==> flow/design.v <==
module spi_8byte (
    input wire clk,
    input wire rst_n,
    input wire sclk,
    input wire mosi,
    input wire ss,
    output wire miso,
    input wire pm,
    input wire [15:0] rate_inst,
    input wire [15:0] rate_avg,
    input wire [7:0] bpm_short_avg,
    input wire [7:0] bpm_long_avg,
    input wire [5:0] rr_short_avg,
    input wire [5:0] rr_long_avg,
    input wire pedal_flag,
    input wire expression_flag,
    input wire bpm_flag,
    input wire rr_flag,
    output reg [63:0] rx_data
);
    reg [1:0] sclk_sync, ss_sync, mosi_sync, pm_sync;
    always @(posedge clk) begin
        sclk_sync <= {sclk_sync[0], sclk};
        ss_sync <= {ss_sync[0], ss};
        mosi_sync <= {mosi_sync[0], mosi};
        pm_sync <= {pm_sync[0], pm};
    end
    wire sclk_rising = (sclk_sync == 2'b01);
    wire sclk_falling = (sclk_sync == 2'b10);
    wire ss_active = ~ss_sync[1];
    reg [5:0] bit_cnt;         
    reg [63:0] rx_buffer;
    reg [63:0] tx_buffer;
    reg miso_reg;
    assign miso = miso_reg;
    wire [63:0] tx_pack = {
        rate_inst,                               
        rate_avg,                                
        bpm_long_avg,                            
        bpm_short_avg,                           
        rr_long_avg [5:0],                       
        rr_short_avg[5:0],                       
        pedal_flag,                              
        (expression_flag | bpm_flag | rr_flag),   
        1'b0, pm_sync[1]                         
    };
    reg [63:0] tx_next;             
    always @(posedge clk or negedge rst_n) begin
        if (!rst_n) begin
            bit_cnt  <= 6'd0;
            rx_buffer <= 64'd0;
            tx_buffer <= 64'd0;
            rx_data <= 64'd0;
            miso_reg <= 1'b0;
        end else begin
            if (!ss_active) begin
                bit_cnt <= 6'd0;
                miso_reg <= 1'b0;
            end else begin
                if (sclk_falling) begin
                    rx_buffer <= {rx_buffer[62:0], mosi_sync[1]};
                    bit_cnt <= bit_cnt + 6'd1;
                    if (bit_cnt == 6'd63) begin
                        rx_data <= {rx_buffer[62:0], mosi_sync[1]};
                    end
                end
                if (sclk_rising) begin
                    if (bit_cnt == 6'd0) begin
                        tx_next = tx_pack;           
                    end else begin
                        tx_next = tx_buffer;         
                    end
                    miso_reg  <= tx_next[63];            
                    tx_buffer <= {tx_next[62:0], 1'b0}; 
                end
            end
        end
    end
endmodule
module multi_clock_divider (
    input wire clk,
    input wire rst_n,
    output reg tick_1hz,
    output reg tick_10hz
);
    reg [26:0] cnt_1hz;
    reg [23:0] cnt_10hz;
    localparam MAX_1HZ   = 27'd4_999;         
    localparam MAX_10HZ  = 24'd499;           
    always @(posedge clk or negedge rst_n) begin
        if (!rst_n) begin
            cnt_1hz <= 0;
            cnt_10hz <= 0;
            tick_1hz <= 0;
            tick_10hz <= 0;
        end else begin
            if (cnt_1hz == MAX_1HZ) begin
                cnt_1hz <= 0;
                tick_1hz <= 1;
            end else begin
                cnt_1hz <= cnt_1hz + 1;
                tick_1hz <= 0;
            end
            if (cnt_10hz == MAX_10HZ) begin
                cnt_10hz <= 0;
                tick_10hz <= 1;
            end else begin
                cnt_10hz <= cnt_10hz + 1;
                tick_10hz <= 0;
            end
        end
    end
endmodule
module check_pedal (
    input wire clk,
    input wire rst_n,
    input wire tick_10hz,
    input wire [7:0] pedal_buffer,
    output reg pedal_flag,
    output reg [15:0] rate_inst,
    output reg [15:0] rate_avg
);
    localparam [15:0] THRESH_LOW = 16'd25;     
    localparam [15:0] THRESH_HIGH = 16'd75;    
    localparam [15:0] THRESH_PEAK = 16'd99;    
    reg [7:0] pedal_curr;
    reg [7:0] pedal_prev;
    reg [15:0] rate_next;        
    reg [15:0] fir_reg [0:7];   
    reg [13:0] fir_sum;          
    reg [13:0] fir_sum_next;     
    reg [3:0] filled;            
    reg signed [9:0] diff_sample;    
    reg [9:0] delta_pos;             
    integer i;
    always @(posedge clk or negedge rst_n) begin
        if (!rst_n) begin
            pedal_flag <= 1'b0;
            pedal_curr <= 8'd0;
            pedal_prev <= 8'd0;
            rate_inst <= 16'd0;
            rate_next <= 16'd0;
            rate_avg <= 16'd0;
            for (i=0; i<8; i=i+1) fir_reg[i] <= 16'd0;
            fir_sum <= 14'd0;
            fir_sum_next <= 14'd0;
            filled <= 4'd0;
        end
        else if (tick_10hz) begin
            diff_sample = $signed({1'b0, pedal_buffer}) - $signed({1'b0, pedal_curr});
            delta_pos = (diff_sample > 0) ? diff_sample[9:0] : 10'd0;   
            rate_next = delta_pos * 16'd10;                             
            fir_sum_next = fir_sum - fir_reg[7] + rate_next;
            for (i=7; i>0; i=i-1) begin
                fir_reg[i] <= fir_reg[i-1];
            end
            fir_reg[0] <= rate_next;
            rate_inst <= rate_next;
            fir_sum <= fir_sum_next;
            rate_avg <= {2'b00, fir_sum_next} >> 3;   
            if (filled == 4'd8) begin
                if ( ((rate_next >= THRESH_LOW) && ( (fir_sum_next >> 3) >= THRESH_HIGH )) || (rate_next >= THRESH_PEAK) )
                    pedal_flag <= 1'b1;
                else
                    pedal_flag <= 1'b0;
            end
            else begin
                pedal_flag <= 1'b0;
            end
            pedal_prev <= pedal_curr;
            pedal_curr <= pedal_buffer;
            if (filled < 4'd8) filled <= filled + 4'd1;
        end
    end
endmodule
module check_expression(
    input wire clk,
    input wire rst_n,
    input wire [7:0] expression_buffer,
    output reg expression_flag
);
    localparam [7:0] exp_surprized = 8'd4;
    always @(posedge clk or negedge rst_n) begin
        if (!rst_n) begin
            expression_flag <= 1'b0;
        end
        else begin
            expression_flag <= (expression_buffer == exp_surprized);
        end
    end
endmodule
module check_bpm (
    input wire clk,
    input wire rst_n,
    input wire tick_10hz,
    input wire [7:0] bpm_buffer,
    output reg bpm_flag,
    output reg [7:0] short_avg,
    output reg [7:0] long_avg
);
    localparam integer SHORT_SAMPLES = 8;    
    localparam integer LONG_SAMPLES = 64;    
    localparam integer SUMS_WIDTH_S = 11;    
    localparam integer SUMS_WIDTH_L = 14;    
    reg [7:0] fir_short [0:SHORT_SAMPLES-1];
    reg [7:0] fir_long [0:LONG_SAMPLES-1];
    reg [SUMS_WIDTH_S-1:0] sum_short;
    reg [SUMS_WIDTH_L-1:0] sum_long;
    reg [3:0] filled_short;  
    reg [6:0] filled_long;   
    reg [7:0] prev_tail_s, prev_tail_l;      
    reg [SUMS_WIDTH_S-1:0] sum_short_next;
    reg [SUMS_WIDTH_L-1:0] sum_long_next;
    reg [SUMS_WIDTH_S+5-1:0] lhs;   
    reg [SUMS_WIDTH_L+3-1:0] rhs;   
    integer i;
    always @(posedge clk or negedge rst_n) begin
        if (!rst_n) begin
            bpm_flag <= 1'b0;
            sum_short <= {SUMS_WIDTH_S{1'b0}};
            sum_long <= {SUMS_WIDTH_L{1'b0}};
            filled_short <= 4'd0;
            filled_long <= 7'd0;
            short_avg <= 8'd0;
            long_avg <= 8'd0;
            for (i=0; i<SHORT_SAMPLES; i=i+1) fir_short[i] <= 8'd0;
            for (i=0; i<LONG_SAMPLES; i=i+1) fir_long[i]  <= 8'd0;
            prev_tail_s <= 8'd0;
            prev_tail_l <= 8'd0;
            sum_short_next <= {SUMS_WIDTH_S{1'b0}};
            sum_long_next <= {SUMS_WIDTH_L{1'b0}}; 
        end
        else if (tick_10hz) begin
            prev_tail_s = fir_short [SHORT_SAMPLES-1];
            prev_tail_l = fir_long [LONG_SAMPLES-1];
            sum_short_next = sum_short - {{(SUMS_WIDTH_S-8){1'b0}}, prev_tail_s} + {{(SUMS_WIDTH_S-8){1'b0}}, bpm_buffer};
            sum_long_next  = sum_long - {{(SUMS_WIDTH_L-8){1'b0}}, prev_tail_l} + {{(SUMS_WIDTH_L-8){1'b0}}, bpm_buffer};
            lhs = {5'd0, sum_short_next} << 5;
            rhs = (sum_long_next * 5);
            if ( (filled_short == SHORT_SAMPLES[3:0]) && (filled_long == LONG_SAMPLES[6:0]) )
                bpm_flag <= (lhs >= rhs);
            else
                bpm_flag <= 1'b0;
            for (i=SHORT_SAMPLES-1; i>0; i=i-1) begin
                fir_short[i] <= fir_short[i-1];
            end
            fir_short[0] <= bpm_buffer;
            for (i=LONG_SAMPLES-1; i>0; i=i-1) begin
                fir_long[i] <= fir_long[i-1];
            end
            fir_long[0] <= bpm_buffer;
            sum_short <= sum_short_next;
            sum_long  <= sum_long_next;
            short_avg <= sum_short_next >> 3;   
            long_avg  <= sum_long_next  >> 6;   
            if (filled_short < SHORT_SAMPLES[3:0]) filled_short <= filled_short + 4'd1;
            if (filled_long  < LONG_SAMPLES[6:0]) filled_long  <= filled_long  + 7'd1;
        end
    end
endmodule
module check_respiration(
    input wire clk,
    input wire rst_n,
    input wire tick_1hz,
    input wire [7:0]  rr_buffer,
    output reg rr_flag,
    output reg [5:0] short_avg,
    output reg [5:0] long_avg
);
    localparam integer SHORT_SAMPLES = 16;       
    localparam integer LONG_SAMPLES = 120;       
    localparam integer SUMS_WIDTH_S = 12;        
    localparam integer SUMS_WIDTH_L = 15;        
    localparam integer CMP_WIDTH = 32;          
    reg [7:0] fir_short [0:SHORT_SAMPLES-1];
    reg [7:0] fir_long [0:LONG_SAMPLES -1];
    reg [SUMS_WIDTH_S-1:0] sum_short, sum_short_next;
    reg [SUMS_WIDTH_L-1:0] sum_long , sum_long_next;
    reg [4:0] filled_short;  
    reg [6:0] filled_long;   
    reg [7:0] prev_tail_s, prev_tail_l;
    reg [CMP_WIDTH-1:0] lhs, rhs;
    reg [7:0] short_avg8;
    reg [7:0] long_avg8;
    integer i;
    always @(posedge clk or negedge rst_n) begin
        if (!rst_n) begin
            rr_flag <= 1'b0;
            sum_short <= {SUMS_WIDTH_S{1'b0}};
            sum_long <= {SUMS_WIDTH_L{1'b0}};
            sum_short_next <= {SUMS_WIDTH_S{1'b0}};
            sum_long_next <= {SUMS_WIDTH_L{1'b0}};
            filled_short <= 5'd0;
            filled_long <= 7'd0;
            short_avg <= 6'd0;
            long_avg <= 6'd0;
            short_avg8 <= 8'd0;
            long_avg8 <= 8'd0;
            for (i=0; i<SHORT_SAMPLES; i=i+1) fir_short[i] <= 8'd0;
            for (i=0; i<LONG_SAMPLES;  i=i+1) fir_long[i] <= 8'd0;
            prev_tail_s <= 8'd0;
            prev_tail_l <= 8'd0;
        end
        else if (tick_1hz) begin
            prev_tail_s = fir_short[SHORT_SAMPLES-1];
            prev_tail_l = fir_long [LONG_SAMPLES -1];
            sum_short_next = sum_short - {{(SUMS_WIDTH_S-8){1'b0}}, prev_tail_s} + {{(SUMS_WIDTH_S-8){1'b0}}, rr_buffer};
            sum_long_next  = sum_long- {{(SUMS_WIDTH_L-8){1'b0}}, prev_tail_l} + {{(SUMS_WIDTH_L-8){1'b0}}, rr_buffer};
            lhs = {{(CMP_WIDTH-SUMS_WIDTH_S){1'b0}}, sum_short_next} * 32'd2400;
            rhs = {{(CMP_WIDTH-SUMS_WIDTH_L){1'b0}}, sum_long_next } * 32'd368;
            if ( (filled_short == SHORT_SAMPLES[4:0]) && (filled_long == LONG_SAMPLES[6:0]) )
                rr_flag <= (lhs >= rhs);
            else
                rr_flag <= 1'b0;
            for (i=SHORT_SAMPLES-1; i>0; i=i-1) begin
                fir_short[i] <= fir_short[i-1];
            end
            fir_short[0] <= rr_buffer;
            for (i=LONG_SAMPLES-1; i>0; i=i-1) begin
                fir_long[i] <= fir_long[i-1];
            end
            fir_long[0] <= rr_buffer;
            sum_short <= sum_short_next;
            sum_long <= sum_long_next;
            short_avg8 <= sum_short_next >> 4;        
            long_avg8 <= sum_long_next  / 8'd120;    
            if (short_avg8 > 8'd63) 
                short_avg <= 6'd63;
            else
                short_avg <= short_avg8[5:0];
            if (long_avg8  > 8'd63)
                long_avg  <= 6'd63;
            else 
                long_avg  <= long_avg8[5:0];
            if (filled_short < SHORT_SAMPLES[4:0]) filled_short <= filled_short + 5'd1;
            if (filled_long  < LONG_SAMPLES[6:0])  filled_long  <= filled_long  + 7'd1;
        end
    end
endmodule
module drive_device (
    input wire clk,
    input wire rst_n,
    input wire pedal_flag,
    input wire expression_flag,
    input wire bpm_flag,
    input wire rr_flag,
    output wire pm,
    output reg drive
);
    parameter CLK_FREQ = 5_000;          
    parameter HIGH_SEC = 1;              
    parameter LOW_SEC = 2;               
    localparam S_IDLE = 2'b00;
    localparam S_HIGH = 2'b01;
    localparam S_LOW = 2'b10;
    localparam HIGH_COUNT = CLK_FREQ * HIGH_SEC;  
    localparam LOW_COUNT = CLK_FREQ * LOW_SEC;   
    reg [1:0] state;
    reg [31:0] counter;  
    assign pm = pedal_flag && (expression_flag || bpm_flag || rr_flag);
    always @(posedge clk or negedge rst_n) begin
        if (!rst_n) begin
            state <= S_IDLE;
            counter <= 32'd0;
            drive <= 1'b0;
        end else begin
            case (state)
                S_IDLE: begin
                    drive <= 1'b0;
                    if (pm) begin
                        state <= S_HIGH;
                        counter <= HIGH_COUNT - 1;
                        drive <= 1'b1;
                    end
                end
                S_HIGH: begin
                    drive <= 1'b1;
                    if (counter != 0) begin
                        counter <= counter - 1'b1;
                    end else begin
                        state <= S_LOW;
                        counter <= LOW_COUNT - 1;
                        drive <= 1'b0;
                    end
                end
                S_LOW: begin
                    drive <= 1'b0;
                    if (counter != 0) begin
                        counter <= counter - 1'b1;
                    end else begin
                        state <= S_IDLE;
                    end
                end
                default: begin
                    state <= S_IDLE;
                    counter <= 32'd0;
                    drive <= 1'b0;
                end
            endcase
        end
    end
endmodule
module PMPD(
    input wire clk,
    input wire rst_n,
    input wire sclk,
    input wire mosi,
    input wire ss,
    output wire miso,            
    output wire drive
);
    wire [63:0] state_buffer;
    wire pm;
    wire [15:0] rate_inst;
    wire [15:0] rate_avg;
    wire [7:0] bpm_short_avg;
    wire [7:0] bpm_long_avg;
    wire [5:0] rr_short_avg;
    wire [5:0] rr_long_avg;
    wire pedal_flag;
    wire expression_flag;
    wire bpm_flag;
    wire rr_flag;
    spi_8byte spi (
        .clk(clk),
        .rst_n(rst_n),
        .sclk(sclk),
        .mosi(mosi),
        .ss(ss), 
        .miso(miso), 
        .pm(pm),
        .rate_inst(rate_inst),
        .rate_avg(rate_avg),
        .bpm_short_avg(bpm_short_avg),
        .bpm_long_avg(bpm_long_avg),
        .rr_short_avg(rr_short_avg),
        .rr_long_avg(rr_long_avg),
        .pedal_flag(pedal_flag),
        .expression_flag(expression_flag),
        .bpm_flag(bpm_flag),
        .rr_flag(rr_flag),
        .rx_data(state_buffer)
    );
    wire tick_1hz;
    wire tick_10hz;
    multi_clock_divider prescaler(
        .clk(clk),
        .rst_n(rst_n),
        .tick_1hz(tick_1hz),
        .tick_10hz(tick_10hz)
    );
    check_pedal check_pedal(
        .clk(clk),
        .rst_n(rst_n),
        .tick_10hz(tick_10hz),
        .pedal_buffer(state_buffer[31:24]),
        .pedal_flag(pedal_flag),
        .rate_inst(rate_inst),
        .rate_avg(rate_avg)
    );
    check_expression check_expression(
        .clk(clk),
        .rst_n(rst_n),
        .expression_buffer(state_buffer[23:16]),
        .expression_flag(expression_flag)        
    );
    check_bpm check_bpm(
        .clk(clk),
        .rst_n(rst_n),
        .tick_10hz(tick_10hz),
        .bpm_buffer(state_buffer[15:8]),
        .bpm_flag(bpm_flag),
        .short_avg(bpm_short_avg),
        .long_avg(bpm_long_avg)
    );
    check_respiration check_respiration(
        .clk(clk),
        .rst_n(rst_n),
        .tick_1hz(tick_1hz),
        .rr_buffer(state_buffer[7:0]),
        .rr_flag(rr_flag),
        .short_avg(rr_short_avg),
        .long_avg(rr_long_avg)
    );
    drive_device drive_device(
        .clk(clk),
        .rst_n(rst_n),
        .pedal_flag(pedal_flag),
        .expression_flag(expression_flag),
        .bpm_flag(bpm_flag),
        .rr_flag(rr_flag),
        .pm(pm),
        .drive(drive)
    );
endmodule
Appendix: tool output

# Step by step through the tools: PMPD

Tool output for the design above before and after an edit, in the order of the flow.
"unedited" refers to lines of the RTL above, "edited" to lines of the edited file.
"change": "edited" minus "unedited" as printed here. "rel. change": 100 x difference / "unedited".
A cell with n/a has no value.

Top module: PMPD
Clock port: clk
Library: sky130hd
Timing corner: tt_025C_1v80

# The edit

Unified diff, file above to edited file.
A script made this edit. It changes what the design does and was not meant as an optimisation.

```diff
@@ -34,5 +34,6 @@
     reg miso_reg;
     assign miso = miso_reg;
-    wire [63:0] tx_pack = {
+    reg [63:0] tx_pack;
+    always @(posedge clk) tx_pack <= {
         rate_inst,                               
         rate_avg,                                
```

# After elaboration

Yosys after proc, flatten, opt, wreduce and memory -nomap, before mapping. Print and check cells are not counted. Equal cells are merged and count once.

Cells by class:

| item                             | unedited | edited | change | rel. change (%) |
| add/subtract/negate cells        | 20       | 20     | 0      | 0.00 |
| multipliers                      | 4        | 4      | 0      | 0.00 |
| div/mod/pow operators            | 1        | 1      | 0      | 0.00 |
| order comparisons                | 13       | 13     | 0      | 0.00 |
| equal/unequal tests              | 17       | 17     | 0      | 0.00 |
| multiplexer cells                | 27       | 27     | 0      | 0.00 |
| bitwise logic cells              | 3        | 3      | 0      | 0.00 |
| reductions and logical operators | 22       | 22     | 0      | 0.00 |

Operators with widths:

| operator                                                                         | unedited | edited | change | rel. change (%) |
| 1-bit two-way mux                                                                | 10       | 10     | 0      | 0.00 |
| 2-bit AND reduction                                                              | 8        | 8      | 0      | 0.00 |
| 1-bit logical AND                                                                | 4        | 4      | 0      | 0.00 |
| 6-bit two-way mux                                                                | 4        | 4      | 0      | 0.00 |
| 1-bit logical OR                                                                 | 3        | 3      | 0      | 0.00 |
| 2-bit two-way mux                                                                | 3        | 3      | 0      | 0.00 |
| 32-bit two-way mux                                                               | 3        | 3      | 0      | 0.00 |
| 4-bit by 1-bit adder with 4-bit output (second input constant)                   | 2        | 2      | 0      | 0.00 |
| 7-bit by 1-bit adder with 7-bit output (second input constant)                   | 2        | 2      | 0      | 0.00 |
| 2-bit by 1-bit equality test with 1-bit output (second input constant)           | 2        | 2      | 0      | 0.00 |
| 2-bit equality test (second input constant)                                      | 2        | 2      | 0      | 0.00 |
| 4-bit equality test (second input constant)                                      | 2        | 2      | 0      | 0.00 |
| 7-bit equality test (second input constant)                                      | 2        | 2      | 0      | 0.00 |
| 8-bit by 6-bit greater-than comparator with 1-bit output (second input constant) | 2        | 2      | 0      | 0.00 |
| 4-bit less-than comparator (second input constant)                               | 2        | 2      | 0      | 0.00 |
| 7-bit less-than comparator (second input constant)                               | 2        | 2      | 0      | 0.00 |
| 2-bit by 1-bit != test with 1-bit output (second input constant)                 | 2        | 2      | 0      | 0.00 |
| 2-bit != test (second input constant)                                            | 2        | 2      | 0      | 0.00 |
| 1-bit OR                                                                         | 2        | 2      | 0      | 0.00 |
| 3-bit AND reduction                                                              | 2        | 2      | 0      | 0.00 |
| 2-bit nonzero test                                                               | 2        | 2      | 0      | 0.00 |
| 11-bit by 8-bit adder with 11-bit output                                         | 1        | 1      | 0      | 0.00 |
| 12-bit by 8-bit adder with 12-bit output                                         | 1        | 1      | 0      | 0.00 |
| 14-bit adder                                                                     | 1        | 1      | 0      | 0.00 |
| 14-bit by 8-bit adder with 14-bit output                                         | 1        | 1      | 0      | 0.00 |
| 15-bit by 8-bit adder with 15-bit output                                         | 1        | 1      | 0      | 0.00 |
| 24-bit by 1-bit adder with 24-bit output (second input constant)                 | 1        | 1      | 0      | 0.00 |
| 27-bit by 1-bit adder with 27-bit output (second input constant)                 | 1        | 1      | 0      | 0.00 |

The list need not be complete.

Storage and ports:

| item                    | unedited | edited | change | rel. change (%) |
| bits in registers       | 1965     | 2020   | +55    | +2.80 |
| cells after elaboration | 337      | 338    | +1     | +0.30 |

# Depth

Depth = most cells in a row (Yosys ltp): at word level without a register or memory, in the mapped netlist without a sequential cell, where the memories' decode and read muxes count.

Depth:

| item                          | unedited | edited | change | rel. change (%) |
| word-level depth              | 10       | 10     | 0      | 0.00 |
| ABC_AREA                      | 0        | 0      | n/a    | n/a |
| mapped depth                  | 35       | 35     | 0      | 0.00 |
| gate-level depth less buffers | 35       | 35     | 0      | 0.00 |

# Mapped cells and area

The flow's flattened synthesis, as Yosys stat reports it; memories are mapped. The netlist is that of the ABC_AREA named above (0 if unset); the other value can give another one.

Synthesis totals:

| item                           | unedited | edited  | change  | rel. change (%) |
| standard cells after synthesis | 5891     | 5978    | +87     | +1.48 |
| mapped area (µm²)              | 82185.1  | 83511.3 | +1326.2 | +1.61 |
| area of sequential cells (µm²) | 48257.5  | 49358.6 | +1101.1 | +2.28 |
| flip-flops                     | 1930     | 1985    | +55     | +2.85 |
| buffers                        | 240      | 246     | +6      | +2.50 |

Cell types:

| type                      | unedited | edited | change | rel. change (%) |
| sky130_fd_sc_hd__dfxtp_1  | 8        | 63     | +55    | +687.50 |
| sky130_fd_sc_hd__nand2_1  | 218      | 235    | +17    | +7.80 |
| sky130_fd_sc_hd__clkbuf_1 | 217      | 231    | +14    | +6.45 |
| sky130_fd_sc_hd__xnor2_1  | 137      | 128    | -9     | -6.57 |
| sky130_fd_sc_hd__nand3_1  | 47       | 38     | -9     | -19.15 |
| sky130_fd_sc_hd__buf_1    | 19       | 10     | -9     | -47.37 |
| sky130_fd_sc_hd__nor2_1   | 151      | 159    | +8     | +5.30 |
| sky130_fd_sc_hd__nand2b_1 | 20       | 12     | -8     | -40.00 |
| sky130_fd_sc_hd__nor3_1   | 19       | 26     | +7     | +36.84 |
| sky130_fd_sc_hd__or3_1    | 17       | 10     | -7     | -41.18 |
| sky130_fd_sc_hd__o21bai_1 | 39       | 34     | -5     | -12.82 |
| sky130_fd_sc_hd__nand4_1  | 27       | 22     | -5     | -18.52 |
| sky130_fd_sc_hd__o211ai_1 | 12       | 7      | -5     | -41.67 |
| sky130_fd_sc_hd__and2_1   | 8        | 12     | +4     | +50.00 |
| sky130_fd_sc_hd__o22ai_1  | 3        | 7      | +4     | +133.33 |
| sky130_fd_sc_hd__mux2_2   | 1639     | 1642   | +3     | +0.18 |
| sky130_fd_sc_hd__xor2_1   | 49       | 52     | +3     | +6.12 |
| sky130_fd_sc_hd__o21ai_1  | 4        | 7      | +3     | +75.00 |

The list need not be complete.
The figures by module come from a second, unflattened synthesis with its own total; it is not the netlist above.

Second synthesis, totals:

| item                                          | unedited | edited  | change  | rel. change (%) |
| cells (unflattened synthesis)                 | 6219     | 6281    | +62     | +1.00 |
| area total of the unflattened synthesis (µm²) | 86160.1  | 87448.9 | +1288.8 | +1.50 |

Each row is one instance without its submodules.

By module, unedited:

| module              | instances | cells | area (µm²) |
| check_respiration   | 1         | 2991  | 43530.5 |
| check_bpm           | 1         | 1559  | 22957.0 |
| spi_8byte           | 1         | 674   | 8455.6 |
| check_pedal         | 1         | 546   | 6655.1 |
| multi_clock_divider | 1         | 219   | 2423.6 |
| drive_device        | 1         | 226   | 2093.3 |
| check_expression    | 1         | 4     | 45.0 |
| PMPD                | 1         | 0     | 0.0 |

By module, edited:

| module              | instances | cells | area (µm²) |
| check_respiration   | 1         | 2991  | 43530.5 |
| check_bpm           | 1         | 1559  | 22957.0 |
| spi_8byte           | 1         | 739   | 9729.3 |
| check_pedal         | 1         | 546   | 6655.1 |
| multi_clock_divider | 1         | 216   | 2438.6 |
| drive_device        | 1         | 226   | 2093.3 |
| check_expression    | 1         | 4     | 45.0 |
| PMPD                | 1         | 0     | 0.0 |

# Timing after synthesis

Path of least setup slack by OpenSTA after synthesis, without wires, with an ideal clock, recovery checks aside; 20% of the period is set as input and as output delay. Where synthesis merged equal registers, the netlist keeps one of their names.

Timing path after synthesis:

| item                          | unedited                               | edited                                 | change | rel. change (%) |
| path kind                     | register -> register                   | register -> register                   | n/a    | n/a |
| start point                   | reg check_respiration.fir_long[119][1] | reg check_respiration.fir_long[119][1] | n/a    | n/a |
| end point                     | reg check_respiration.rr_flag          | reg check_respiration.rr_flag          | n/a    | n/a |
| clock period (ns)             | 10.0                                   | 10.0                                   | 0.0    | 0.00 |
| data arrival time (ns)        | 6.650                                  | 6.914                                  | +0.264 | +3.97 |
| data required time (ns)       | 9.872                                  | 9.882                                  | +0.010 | +0.10 |
| path slack (ns)               | 3.222                                  | 2.967                                  | -0.255 | n/a |
| path delay (ns)               | 6.778                                  | 7.032                                  | +0.254 | +3.75 |
| stages on the path            | 31                                     | 28                                     | -3     | -9.68 |
| path buffers                  | 0                                      | 0                                      | 0      | n/a |
| synthesis period reached (ns) | 6.778                                  | 7.033                                  | +0.255 | +3.76 |

"path delay" = arrival - input delay + setup time.
"stages on the path": output pins that drive a net of the path, with the launching flip-flop's if there is one; two outputs of one cell count as two.
"synthesis period reached" is the clock period less the worst setup slack; recovery checks do not enter. This is arithmetic on one report: input and output delays are still those of the set period (20% each).
Between the ends stands the longest chain of elaborated cells between them, by number of cells; it is not shown to be the way that was timed. Of several equally long chains one is given.
A line is the first line of the expression or statement that the cell stems from. Yosys adds cells for indexed reads and writes and turns some case tables into memories.
At most two assigning lines are given for a register; there are more.

Between the ends, after synthesis, unedited:
Path through: sky130_fd_sc_hd__dfrtp_1 -> sky130_fd_sc_hd__fa_1 -> sky130_fd_sc_hd__inv_1 -> sky130_fd_sc_hd__fa_1 -> sky130_fd_sc_hd__a21o_1 -> sky130_fd_sc_hd__a221oi_1 -> sky130_fd_sc_hd__xor2_1 -> sky130_fd_sc_hd__inv_1 -> sky130_fd_sc_hd__ha_1 -> sky130_fd_sc_hd__inv_1 -> sky130_fd_sc_hd__fa_1 -> sky130_fd_sc_hd__inv_1 -> sky130_fd_sc_hd__fa_1 -> sky130_fd_sc_hd__ha_1 -> sky130_fd_sc_hd__inv_1 -> sky130_fd_sc_hd__a21oi_1 -> sky130_fd_sc_hd__o21ai_0 -> sky130_fd_sc_hd__a21boi_0 -> sky130_fd_sc_hd__o21ai_0 -> sky130_fd_sc_hd__a21boi_0 -> sky130_fd_sc_hd__o21ai_0 -> sky130_fd_sc_hd__a21oi_1 -> sky130_fd_sc_hd__o21ai_0 -> sky130_fd_sc_hd__nand2b_1 -> sky130_fd_sc_hd__a21o_1 -> sky130_fd_sc_hd__a21oi_1 -> sky130_fd_sc_hd__xor2_1 -> sky130_fd_sc_hd__ha_1 -> sky130_fd_sc_hd__a2111oi_0 -> sky130_fd_sc_hd__o21a_1 -> sky130_fd_sc_hd__o21ai_0
Cells in the longest elaborated chain: 5
Elaborated cells between the ends (all ways): 5
Source lines of those cells: 4
Classes of those cells: 2 x add/sub; 1 x mul; 1 x compare; 1 x mux

Ends and longest elaborated chain, after synthesis, unedited:

| item                                          | line | source |
| start: declaration                            | 276  | `reg [7:0] fir_long [0:LONG_SAMPLES -1];` |
| start: assignment                             | 300  | `for (i=0; i<LONG_SAMPLES;  i=i+1) fir_long[i] <= 8'd0;` |
| start: assignment                             | 320  | `fir_long[i] <= fir_long[i-1];` |
| 15-bit by 8-bit subtractor with 15-bit output | 308  | `sum_long_next  = sum_long- {{(SUMS_WIDTH_L-8){1'b0}}, prev_tail_l} + {{(SUMS_WIDTH_L-8){1'b0}}, rr_buffer};` |
| 15-bit by 8-bit adder with 15-bit output      | 308  |  |
| 15-bit by 5-bit multiplier with 20-bit output | 310  | `rhs = {{(CMP_WIDTH-SUMS_WIDTH_L){1'b0}}, sum_long_next } * 32'd368;` |
| 32-bit >= comparator                          | 312  | `rr_flag <= (lhs >= rhs);` |
| 1-bit two-way mux                             | 311  | `if ( (filled_short == SHORT_SAMPLES[4:0]) && (filled_long == LONG_SAMPLES[6:0]) )` |
| end: assignment                               | 312  |  |
| end: assignment                               | 314  | `rr_flag <= 1'b0;` |
| end: declaration                              | 266  | `output reg rr_flag,` |

Between the ends, after synthesis, edited:
Path through: sky130_fd_sc_hd__dfrtp_1 -> sky130_fd_sc_hd__fa_1 -> sky130_fd_sc_hd__inv_1 -> sky130_fd_sc_hd__fa_1 -> sky130_fd_sc_hd__a21o_1 -> sky130_fd_sc_hd__a221oi_4 -> sky130_fd_sc_hd__xor2_1 -> sky130_fd_sc_hd__clkinv_1 -> sky130_fd_sc_hd__ha_1 -> sky130_fd_sc_hd__inv_1 -> sky130_fd_sc_hd__fa_1 -> sky130_fd_sc_hd__inv_1 -> sky130_fd_sc_hd__fa_1 -> sky130_fd_sc_hd__ha_1 -> sky130_fd_sc_hd__a21boi_0 -> sky130_fd_sc_hd__o21ai_0 -> sky130_fd_sc_hd__a21boi_0 -> sky130_fd_sc_hd__o21ai_0 -> sky130_fd_sc_hd__a21oi_1 -> sky130_fd_sc_hd__o21ai_0 -> sky130_fd_sc_hd__a21boi_0 -> sky130_fd_sc_hd__o211a_1 -> sky130_fd_sc_hd__o211a_1 -> sky130_fd_sc_hd__nor3b_1 -> sky130_fd_sc_hd__ha_1 -> sky130_fd_sc_hd__a2111oi_0 -> sky130_fd_sc_hd__a21oi_1 -> sky130_fd_sc_hd__a21o_1
Cells in the longest elaborated chain: 5
Elaborated cells between the ends (all ways): 5
Source lines of those cells: 4
Classes of those cells: 2 x add/sub; 1 x mul; 1 x compare; 1 x mux

Ends and longest elaborated chain, after synthesis, edited:

| item                                          | line | source |
| start: declaration                            | 277  | `reg [7:0] fir_long [0:LONG_SAMPLES -1];` |
| start: assignment                             | 301  | `for (i=0; i<LONG_SAMPLES;  i=i+1) fir_long[i] <= 8'd0;` |
| start: assignment                             | 321  | `fir_long[i] <= fir_long[i-1];` |
| 15-bit by 8-bit subtractor with 15-bit output | 309  | `sum_long_next  = sum_long- {{(SUMS_WIDTH_L-8){1'b0}}, prev_tail_l} + {{(SUMS_WIDTH_L-8){1'b0}}, rr_buffer};` |
| 15-bit by 8-bit adder with 15-bit output      | 309  |  |
| 15-bit by 5-bit multiplier with 20-bit output | 311  | `rhs = {{(CMP_WIDTH-SUMS_WIDTH_L){1'b0}}, sum_long_next } * 32'd368;` |
| 32-bit >= comparator                          | 313  | `rr_flag <= (lhs >= rhs);` |
| 1-bit two-way mux                             | 312  | `if ( (filled_short == SHORT_SAMPLES[4:0]) && (filled_long == LONG_SAMPLES[6:0]) )` |
| end: assignment                               | 313  |  |
| end: assignment                               | 315  | `rr_flag <= 1'b0;` |
| end: declaration                              | 267  | `output reg rr_flag,` |

# Worst path after layout

Path of least setup slack in the final report of each run of pair 1 (OpenROAD, finished layout, wires in). Where an end is a register, its clock arrival counts in the times.

Timing path after layout:

| item                    | unedited                               | edited                        | change | rel. change (%) |
| path kind               | register -> register                   | register -> register          | n/a    | n/a |
| start point             | reg check_respiration.fir_long[119][1] | reg spi.rx_data[5]            | n/a    | n/a |
| end point               | reg check_respiration.rr_flag          | reg check_respiration.rr_flag | n/a    | n/a |
| clock period (ns)       | 10.0                                   | 10.0                          | 0.0    | 0.00 |
| data arrival time (ns)  | 8.49                                   | 8.80                          | +0.31  | +3.65 |
| data required time (ns) | 10.65                                  | 10.67                         | +0.02  | +0.19 |
| path slack (ns)         | 2.16                                   | 1.87                          | -0.29  | n/a |
| stages on the path      | 31                                     | 29                            | -2     | -6.45 |
| path buffers            | 0                                      | 0                             | 0      | n/a |

Between the ends stands the longest chain of elaborated cells between them, by number of cells; it is not shown to be the way that was timed. Of several equally long chains one is given.
At most two assigning lines are given for a register; there are more.

Between the ends, after layout, unedited:
Path through: sky130_fd_sc_hd__dfrtp_1 -> sky130_fd_sc_hd__fa_1 -> sky130_fd_sc_hd__inv_1 -> sky130_fd_sc_hd__fa_1 -> sky130_fd_sc_hd__a21o_1 -> sky130_fd_sc_hd__a221oi_1 -> sky130_fd_sc_hd__xor2_1 -> sky130_fd_sc_hd__inv_1 -> sky130_fd_sc_hd__ha_1 -> sky130_fd_sc_hd__inv_1 -> sky130_fd_sc_hd__fa_1 -> sky130_fd_sc_hd__inv_1 -> sky130_fd_sc_hd__fa_1 -> sky130_fd_sc_hd__ha_1 -> sky130_fd_sc_hd__inv_1 -> sky130_fd_sc_hd__a21oi_1 -> sky130_fd_sc_hd__o21ai_0 -> sky130_fd_sc_hd__a21boi_0 -> sky130_fd_sc_hd__o21ai_0 -> sky130_fd_sc_hd__a21boi_0 -> sky130_fd_sc_hd__o21ai_0 -> sky130_fd_sc_hd__a21oi_1 -> sky130_fd_sc_hd__o21ai_0 -> sky130_fd_sc_hd__nand2b_1 -> sky130_fd_sc_hd__a21o_1 -> sky130_fd_sc_hd__a21oi_1 -> sky130_fd_sc_hd__xor2_1 -> sky130_fd_sc_hd__ha_1 -> sky130_fd_sc_hd__a2111oi_0 -> sky130_fd_sc_hd__o21a_1 -> sky130_fd_sc_hd__o21ai_0
Cells in the longest elaborated chain: 5
Elaborated cells between the ends (all ways): 5
Source lines of those cells: 4
Classes of those cells: 2 x add/sub; 1 x mul; 1 x compare; 1 x mux

Ends and longest elaborated chain, after layout, unedited:

| item                                          | line | source |
| start: declaration                            | 276  | `reg [7:0] fir_long [0:LONG_SAMPLES -1];` |
| start: assignment                             | 300  | `for (i=0; i<LONG_SAMPLES;  i=i+1) fir_long[i] <= 8'd0;` |
| start: assignment                             | 320  | `fir_long[i] <= fir_long[i-1];` |
| 15-bit by 8-bit subtractor with 15-bit output | 308  | `sum_long_next  = sum_long- {{(SUMS_WIDTH_L-8){1'b0}}, prev_tail_l} + {{(SUMS_WIDTH_L-8){1'b0}}, rr_buffer};` |
| 15-bit by 8-bit adder with 15-bit output      | 308  |  |
| 15-bit by 5-bit multiplier with 20-bit output | 310  | `rhs = {{(CMP_WIDTH-SUMS_WIDTH_L){1'b0}}, sum_long_next } * 32'd368;` |
| 32-bit >= comparator                          | 312  | `rr_flag <= (lhs >= rhs);` |
| 1-bit two-way mux                             | 311  | `if ( (filled_short == SHORT_SAMPLES[4:0]) && (filled_long == LONG_SAMPLES[6:0]) )` |
| end: assignment                               | 312  |  |
| end: assignment                               | 314  | `rr_flag <= 1'b0;` |
| end: declaration                              | 266  | `output reg rr_flag,` |

Between the ends, after layout, edited:
Path through: sky130_fd_sc_hd__dfrtp_1 -> sky130_fd_sc_hd__inv_1 -> sky130_fd_sc_hd__fa_1 -> sky130_fd_sc_hd__inv_1 -> sky130_fd_sc_hd__ha_1 -> sky130_fd_sc_hd__and3_4 -> sky130_fd_sc_hd__a221oi_4 -> sky130_fd_sc_hd__xor2_1 -> sky130_fd_sc_hd__clkinv_1 -> sky130_fd_sc_hd__ha_1 -> sky130_fd_sc_hd__inv_1 -> sky130_fd_sc_hd__fa_1 -> sky130_fd_sc_hd__inv_1 -> sky130_fd_sc_hd__fa_1 -> sky130_fd_sc_hd__ha_1 -> sky130_fd_sc_hd__a21boi_0 -> sky130_fd_sc_hd__o21ai_0 -> sky130_fd_sc_hd__a21boi_0 -> sky130_fd_sc_hd__o21ai_0 -> sky130_fd_sc_hd__a21oi_1 -> sky130_fd_sc_hd__o21ai_0 -> sky130_fd_sc_hd__a21boi_0 -> sky130_fd_sc_hd__o211a_1 -> sky130_fd_sc_hd__o211a_1 -> sky130_fd_sc_hd__nor3b_1 -> sky130_fd_sc_hd__ha_1 -> sky130_fd_sc_hd__a2111oi_0 -> sky130_fd_sc_hd__a21oi_1 -> sky130_fd_sc_hd__a21o_1
Cells in the longest elaborated chain: 4
Elaborated cells between the ends (all ways): 6
Source lines of those cells: 6
Classes of those cells: 2 x add/sub; 2 x mul; 1 x compare; 1 x mux

Ends and longest elaborated chain, after layout, edited:

| item                                          | line | source |
| start: declaration                            | 19   | `output reg [63:0] rx_data` |
| start: assignment                             | 54   | `rx_data <= 64'd0;` |
| start: assignment                             | 65   | `rx_data <= {rx_buffer[62:0], mosi_sync[1]};` |
| 12-bit by 8-bit adder with 12-bit output      | 308  | `sum_short_next = sum_short - {{(SUMS_WIDTH_S-8){1'b0}}, prev_tail_s} + {{(SUMS_WIDTH_S-8){1'b0}}, rr_buffer};` |
| 12-bit by 7-bit multiplier with 19-bit output | 310  | `lhs = {{(CMP_WIDTH-SUMS_WIDTH_S){1'b0}}, sum_short_next} * 32'd2400;` |
| 32-bit >= comparator                          | 313  | `rr_flag <= (lhs >= rhs);` |
| 1-bit two-way mux                             | 312  | `if ( (filled_short == SHORT_SAMPLES[4:0]) && (filled_long == LONG_SAMPLES[6:0]) )` |
| end: assignment                               | 313  |  |
| end: assignment                               | 315  | `rr_flag <= 1'b0;` |
| end: declaration                              | 267  | `output reg rr_flag,` |

# Layout results

Runs of the flow (Yosys, OpenROAD) on both versions; the two runs of a pair have the same settings. The constraints put input and output delay at 20% of the set period each and load the outputs with 0.01 pF.

Flow settings, pair 1:
period_ns: 10.0
CAP_MARGIN: 20
CORE_MARGIN: 2
CORE_UTILIZATION: 40
SLEW_MARGIN: 20

Final reports, pair 1:

| item                                      | unedited | edited   | change  | rel. change (%) |
| area of the synthesized netlist (µm²)     | 82185.1  | 83511.3  | +1326.2 | +1.61 |
| die footprint (µm²)                       | 209105.0 | 212447.0 | +3342.0 | +1.60 |
| utilization of the finished layout (%)    | 45.0     | 45.1     | +0.1    | n/a |
| worst setup slack after layout (ns)       | 2.164    | 1.870    | -0.294  | n/a |
| total negative slack on setup checks (ns) | 0.000    | 0.000    | 0.000   | n/a |
| total design power (µW)                   | 15518    | 15897    | +379    | +2.44 |

Flow settings, pair 2:
CELL_PAD_IN_SITES_DETAIL_PLACEMENT: 1
CORE_ASPECT_RATIO: 1.38
CORE_MARGIN: 10
CORE_UTILIZATION: 59
GPL_ROUTABILITY_DRIVEN: 0
PLACE_DENSITY_LB_ADDON: 0.15
SETUP_SLACK_MARGIN: -0.35
TNS_END_PERCENT: 35
period_ns: 5.57
CAP_MARGIN: 20
SLEW_MARGIN: 20

Final reports, pair 2:

| item                                      | unedited | edited   | change  | rel. change (%) |
| area of the synthesized netlist (µm²)     | 82185.1  | 83511.3  | +1326.2 | +1.61 |
| die footprint (µm²)                       | 154820.0 | 157191.0 | +2371.0 | +1.53 |
| utilization of the finished layout (%)    | 67.6     | 67.5     | -0.1    | n/a |
| worst setup slack after layout (ns)       | -1.576   | -2.018   | -0.442  | n/a |
| total negative slack on setup checks (ns) | -8.036   | -7.981   | +0.055  | n/a |
| total design power (µW)                   | 27088    | 28182    | +1094   | +4.04 |

"total design power" is the tool's figure for a default switching activity; nothing was simulated.
